==> flow/design.v <==
`timescale 1ns / 1ps
module Lowpass(input clk, input rst, input en, input [15:0] in, output [15:0] out);
	reg [15:0] ff [31:0];
	assign out = en ? ( ff[0] + ff[1] + ff[2]+ ff[3]+ ff[4]+ ff[5]+ ff[6]+ ff[7]+ ff[8]+ ff[9]+ ff[10]+ ff[11]+ ff[12]+ ff[13]+ ff[14]+
	ff[15]+ ff[16]+ ff[17]+ ff[18]+ ff[19]+ ff[20]+ ff[21]+ ff[22]+ ff[23]+ ff[24]+ ff[25]+ ff[26]+ ff[27]+ ff[28]+ ff[29]+ ff[30]+ ff[31]) >> 6 : 16'b0;
	integer i, j;
	always@(posedge clk or posedge rst) begin
		if(rst)
			for(i = 0; i < 32; i = i + 1)
				ff[i] <= 16'b0;
		else if(en) begin
			ff[0] <= in;
			for(i = 1; i < 32; i = i + 1)
				ff[i] <= ff[i-1];
		end
	end
endmodule
## From RTL to reports: Lowpass

Tool output for the design above before and after an edit, in the order of the flow.
"unedited" refers to lines of the RTL above, "edited" to lines of the edited file.
"difference": "edited" minus "unedited" as printed here. "rel. change": 100 x difference / "unedited".
Operators carry their Yosys type and port widths (W data, S select, Z words).
Cell names lack the library's common part.
A cell with - has no value.

| set-up | value |
|---|---|
| design top | Lowpass |
| clock port | clk |
| cell library | sky130hd |
| timing corner | tt_025C_1v80 |

## Edit of the RTL

The edit as a unified diff against the file above.
The edit is scripted: it alters the design's behaviour and was not made to optimise anything.

```diff
@@ -2,5 +2,5 @@
 module Lowpass(input clk, input rst, input en, input [15:0] in, output [15:0] out);
 	reg [15:0] ff [31:0];
-	assign out = en ? ( ff[0] + ff[1] + ff[2]+ ff[3]+ ff[4]+ ff[5]+ ff[6]+ ff[7]+ ff[8]+ ff[9]+ ff[10]+ ff[11]+ ff[12]+ ff[13]+ ff[14]+
+	assign out = en ? ( (ff[0] + ff[1] + ff[2]+ ff[3]+ ff[4]+ ff[5]+ ff[6]| ff[7])+ ff[8]+ ff[9]+ ff[10]+ ff[11]+ ff[12]+ ff[13]+ ff[14]+
 	ff[15]+ ff[16]+ ff[17]+ ff[18]+ ff[19]+ ff[20]+ ff[21]+ ff[22]+ ff[23]+ ff[24]+ ff[25]+ ff[26]+ ff[27]+ ff[28]+ ff[29]+ ff[30]+ ff[31]) >> 6 : 16'b0;
 	integer i, j;
```

## Word-level counts

Source: Yosys, flattened and elaborated. Widths are those after wreduce; folded enables and synchronous resets count as part of the registers. Registers that Yosys merges into a memory's read port (data or address) are not register bits. Print and check cells do not count. Equal cells are merged and count once.

Operators by class:

| item | unedited | edited | difference | rel. change (%) |
|---|---|---|---|---|
| add/sub/neg operators | 31 | 30 | -1 | -3.23 |
| mux-type cells | 1 | 1 | 0 | 0.00 |
| bitwise logic cells | 0 | 1 | +1 | - |

Operator list:

| operator | unedited | edited | difference | rel. change (%) |
|---|---|---|---|---|
| $add A16 B16 Y16 | 31 | 30 | -1 | -3.23 |
| $or A16 B16 Y16 | 0 | 1 | +1 | - |
| $mux W10 | 1 | 1 | 0 | 0.00 |

Word-level totals:

| item | unedited | edited | difference | rel. change (%) |
|---|---|---|---|---|
| register bits | 512 | 512 | 0 | 0.00 |
| bits of input ports | 19 | 19 | 0 | 0.00 |
| output and inout bits | 16 | 16 | 0 | 0.00 |

## Depth

Yosys ltp: most cells in a row. Word level: on the elaborated netlist, between registers, memories and ports. Mapped: between sequential cells and ports; inverters and the memories' decode and read muxes count.

Logic depth:

| item | unedited | edited | difference | rel. change (%) |
|---|---|---|---|---|
| depth after elaboration | 32 | 32 | 0 | 0.00 |
| ABC_AREA | 0 | 0 | - | - |
| mapped depth | 22 | 30 | +8 | +36.36 |

## Mapped cells and area

Source: synth_stat.txt of the flow (Yosys; design flattened, memories mapped). It holds for the ABC_AREA given above (unset counts as 0); a run with the other value may have another netlist.

Cells by type:

| type | unedited | edited | difference | rel. change (%) |
|---|---|---|---|---|
| inv_1 | 566 | 460 | -106 | -18.73 |
| mux2_2 | 320 | 423 | +103 | +32.19 |
| nand2_1 | 191 | 96 | -95 | -49.74 |
| o21ai_0 | 161 | 96 | -65 | -40.37 |
| fa_1 | 422 | 396 | -26 | -6.16 |
| o21ai_1 | 30 | 4 | -26 | -86.67 |
| ha_1 | 29 | 40 | +11 | +37.93 |
| nand2b_1 | 0 | 11 | +11 | - |
| xnor2_1 | 52 | 62 | +10 | +19.23 |
| clkbuf_1 | 77 | 68 | -9 | -11.69 |
| a21oi_1 | 5 | 12 | +7 | +140.00 |
| nor2_1 | 2 | 9 | +7 | +350.00 |
| xor2_1 | 7 | 13 | +6 | +85.71 |
| o21bai_1 | 0 | 5 | +5 | - |
| or3_1 | 0 | 5 | +5 | - |
| nand3_1 | 0 | 4 | +4 | - |
| xnor3_1 | 4 | 1 | -3 | -75.00 |
| nor2b_1 | 1 | 4 | +3 | +300.00 |

Not every row of either side is listed.

Mapped netlist:

| item | unedited | edited | difference | rel. change (%) |
|---|---|---|---|---|
| standard cells after synthesis | 2,418 | 2,265 | -153 | -6.33 |
| cell area after synthesis (um^2) | 30,239.0 | 30,120.1 | -118.9 | -0.39 |
| mapped flip-flops | 512 | 512 | 0 | 0.00 |

## Worst setup path after synthesis

OpenSTA on the mapped netlist: ideal clock, no wires. The path of least setup slack (recovery checks aside). Input and output delay are each 20% of the period. Register names are those of the netlist, which keeps one name where synthesis merged equal registers.

Path after synthesis:

| item | unedited | edited | difference | rel. change (%) |
|---|---|---|---|---|
| kind | reg2out | reg2out | - | - |
| from | register ff[21][2] | register ff[3][2] | - | - |
| to | output out[6] | output out[9] | - | - |
| period (ns) | 10.0 | 10.0 | 0.0 | 0.00 |
| external output delay (ns) | 2.000 | 2.000 | 0.000 | 0.00 |
| data arrival time (ns) | 6.100 | 7.608 | +1.508 | +24.72 |
| data required time (ns) | 8.000 | 8.000 | 0.000 | 0.00 |
| setup slack (ns) | 1.900 | 0.392 | -1.508 | - |
| delay of the path (ns) | 6.100 | 7.608 | +1.508 | +24.72 |
| stages | 23 | 28 | +5 | +21.74 |
| synthesis period reached (ns) | 8.1 | 9.608 | +1.508 | +18.62 |

"delay of the path" = arrival - input delay + setup time.
At an output port there is no setup time.
"stages": output pins that drive a net of the path, with the launching flip-flop's if there is one; two outputs of one cell count as two.
"synthesis period reached" is the clock period less the worst setup slack; recovery checks do not enter. This is arithmetic on one report: input and output delays are still those of the set period (20% each).
Between the ends stands the longest chain of elaborated cells between them, by number of cells; it is not shown to be the way that was timed. Of several equally long chains one is given.
Each line given opens the expression or statement behind the cell; cells for indexed reads and writes are added by Yosys, which also makes memories of some case tables.

| between the ends, after synthesis, unedited | value |
|---|---|
| cells stage by stage | dfrtp_1 inv_1 fa_1 inv_1 fa_1 inv_1 fa_1 fa_1 inv_1 fa_1 fa_1 inv_1 fa_1 inv_1 fa_1 ha_1 a41oi_1 o21ai_1 and2_1 a221o_1 a31oi_1 xnor2_1 and2_1 |
| cells in the longest elaborated chain | 12 |
| elaborated cells between the ends (all ways) | 12 |
| RTL lines with such cells | 1 |

RTL lines, path after synthesis, unedited:

| item | RTL line | RTL |
|---|---|---|
| start: declaration | 3 | `reg [15:0] ff [31:0];` |
| start: assignment | 10 | `ff[i] <= 16'b0;` |
| start: assignment | 14 | `ff[i] <= ff[i-1];` |
| $add A16 B16 Y16 x11 | 4 | `assign out = en ? ( ff[0] + ff[1] + ff[2]+ ff[3]+ ff[4]+ ff[5]+ ff[6]+ ff[7]+ ff[8]+ ff[9]+ ff[10]+ ff[11]+ ff ...` |
| $mux W10 | 4 |  |
| end: declaration | 2 | `module Lowpass(input clk, input rst, input en, input [15:0] in, output [15:0] out);` |

| between the ends, after synthesis, edited | value |
|---|---|
| cells stage by stage | dfrtp_1 fa_1 fa_1 fa_1 fa_1 ha_1 a21o_1 a21oi_1 o21bai_1 a21oi_1 o21bai_1 a21oi_1 xor2_1 nand2b_1 fa_1 inv_1 fa_1 fa_1 fa_1 inv_1 ha_1 and3_1 and3_1 nor3_2 o311ai_4 xnor2_1 or3_1 a21boi_1 |
| cells in the longest elaborated chain | 30 |
| elaborated cells between the ends (all ways) | 30 |
| RTL lines with such cells | 1 |

RTL lines, path after synthesis, edited:

| item | RTL line | RTL |
|---|---|---|
| start: declaration | 3 | `reg [15:0] ff [31:0];` |
| start: assignment | 10 | `ff[i] <= 16'b0;` |
| start: assignment | 14 | `ff[i] <= ff[i-1];` |
| $add A16 B16 Y16 x4 | 4 | `assign out = en ? ( (ff[0] + ff[1] + ff[2]+ ff[3]+ ff[4]+ ff[5]+ ff[6]\| ff[7])+ ff[8]+ ff[9]+ ff[10]+ ff[11]+ ...` |
| $or A16 B16 Y16 | 4 |  |
| $add A16 B16 Y16 x24 | 4 |  |
| $mux W10 | 4 |  |
| end: declaration | 2 | `module Lowpass(input clk, input rst, input en, input [15:0] in, output [15:0] out);` |

## Worst path after layout

From the final timing report of each run of set A: the path of least setup slack in the routed layout; clock arrival at registers is part of the times.

Path after layout:

| item | unedited | edited | difference | rel. change (%) |
|---|---|---|---|---|
| kind | reg2out | reg2out | - | - |
| from | register ff[21][3] | register ff[0][2] | - | - |
| to | output out[4] | output out[9] | - | - |
| period (ns) | 9.66 | 9.66 | 0.00 | 0.00 |
| external output delay (ns) | 1.93 | 1.93 | 0.00 | 0.00 |
| data arrival time (ns) | 7.39 | 8.61 | +1.22 | +16.51 |
| data required time (ns) | 7.73 | 7.73 | 0.00 | 0.00 |
| setup slack (ns) | 0.34 | -0.88 | -1.22 | - |
| stages | 21 | 33 | +12 | +57.14 |

Between the ends stands the longest chain of elaborated cells between them, by number of cells; it is not shown to be the way that was timed. Of several equally long chains one is given.

| between the ends, after layout, unedited | value |
|---|---|
| cells stage by stage | dfrtp_1 inv_1 fa_1 inv_1 fa_1 inv_1 fa_1 fa_1 inv_1 fa_1 fa_1 fa_1 fa_1 ha_1 a41oi_2 o21ai_1 and2_2 a221o_2 xor2_1 and2_1 clkdlybuf4s50_1 |
| cells in the longest elaborated chain | 12 |
| elaborated cells between the ends (all ways) | 12 |
| RTL lines with such cells | 1 |

RTL lines, path after layout, unedited:

| item | RTL line | RTL |
|---|---|---|
| start: declaration | 3 | `reg [15:0] ff [31:0];` |
| start: assignment | 10 | `ff[i] <= 16'b0;` |
| start: assignment | 14 | `ff[i] <= ff[i-1];` |
| $add A16 B16 Y16 x11 | 4 | `assign out = en ? ( ff[0] + ff[1] + ff[2]+ ff[3]+ ff[4]+ ff[5]+ ff[6]+ ff[7]+ ff[8]+ ff[9]+ ff[10]+ ff[11]+ ff ...` |
| $mux W10 | 4 |  |
| end: declaration | 2 | `module Lowpass(input clk, input rst, input en, input [15:0] in, output [15:0] out);` |

| between the ends, after layout, edited | value |
|---|---|
| cells stage by stage | dfrtp_1 inv_2 fa_1 inv_1 fa_1 fa_1 fa_1 buf_4 inv_1 fa_2 nor2b_4 o21ai_2 a21o_1 buf_6 a211oi_2 buf_4 nor3_2 xnor2_1 or2_4 fa_1 fa_1 inv_1 fa_1 fa_1 inv_1 ha_4 buf_6 nand3_2 o311ai_4 xnor2_2 or3_1 a21boi_2 buf_2 |
| cells in the longest elaborated chain | 32 |
| elaborated cells between the ends (all ways) | 32 |
| RTL lines with such cells | 1 |

RTL lines, path after layout, edited:

| item | RTL line | RTL |
|---|---|---|
| start: declaration | 3 | `reg [15:0] ff [31:0];` |
| start: assignment | 10 | `ff[i] <= 16'b0;` |
| start: assignment | 12 | `ff[0] <= in;` |
| $add A16 B16 Y16 x6 | 4 | `assign out = en ? ( (ff[0] + ff[1] + ff[2]+ ff[3]+ ff[4]+ ff[5]+ ff[6]\| ff[7])+ ff[8]+ ff[9]+ ff[10]+ ff[11]+ ...` |
| $or A16 B16 Y16 | 4 |  |
| $add A16 B16 Y16 x24 | 4 |  |
| $mux W10 | 4 |  |
| end: declaration | 2 | `module Lowpass(input clk, input rst, input en, input [15:0] in, output [15:0] out);` |

## Flow runs

Runs of the flow (Yosys, OpenROAD) on both versions; the two runs of a pair have the same settings. The constraints put input and output delay at 20% of the set period each and load the outputs with 0.01 pF.

| flow settings, set A | value |
|---|---|
| CORE_UTILIZATION | 40 |
| period_ns | 9.66 |
| CAP_MARGIN | 20 |
| CORE_MARGIN | 2 |
| SLEW_MARGIN | 20 |

Measured results, set A:

| item | unedited | edited | difference | rel. change (%) |
|---|---|---|---|---|
| chip area after synthesis (Yosys) (um^2) | 30,239.0 | 30,120.1 | -118.9 | -0.39 |
| full die area (um^2) | 77,813.1 | 77,512.1 | -301.0 | -0.39 |
| post-route utilization (%) | 44.7 | 46.5 | +1.8 | - |
| worst setup slack after layout (ns) | 0.338 | -0.882 | -1.220 | - |

| flow settings, set B | value |
|---|---|
| ABC_AREA | 1 |
| CAP_MARGIN | 20 |
| CORE_UTILIZATION | 30 |
| GPL_TIMING_DRIVEN | 1 |
| SLEW_MARGIN | 10 |
| period_ns | 11.0 |
| CORE_MARGIN | 2 |

Measured results, set B:

| item | unedited | edited | difference | rel. change (%) |
|---|---|---|---|---|
| chip area after synthesis (Yosys) (um^2) | 30,705.7 | 30,360.4 | -345.3 | -1.12 |
| full die area (um^2) | 104,927.0 | 103,761.0 | -1,166.0 | -1.11 |
| post-route utilization (%) | 33.5 | 33.8 | +0.3 | - |
| worst setup slack after layout (ns) | 0.983 | 0.285 | -0.698 | - |
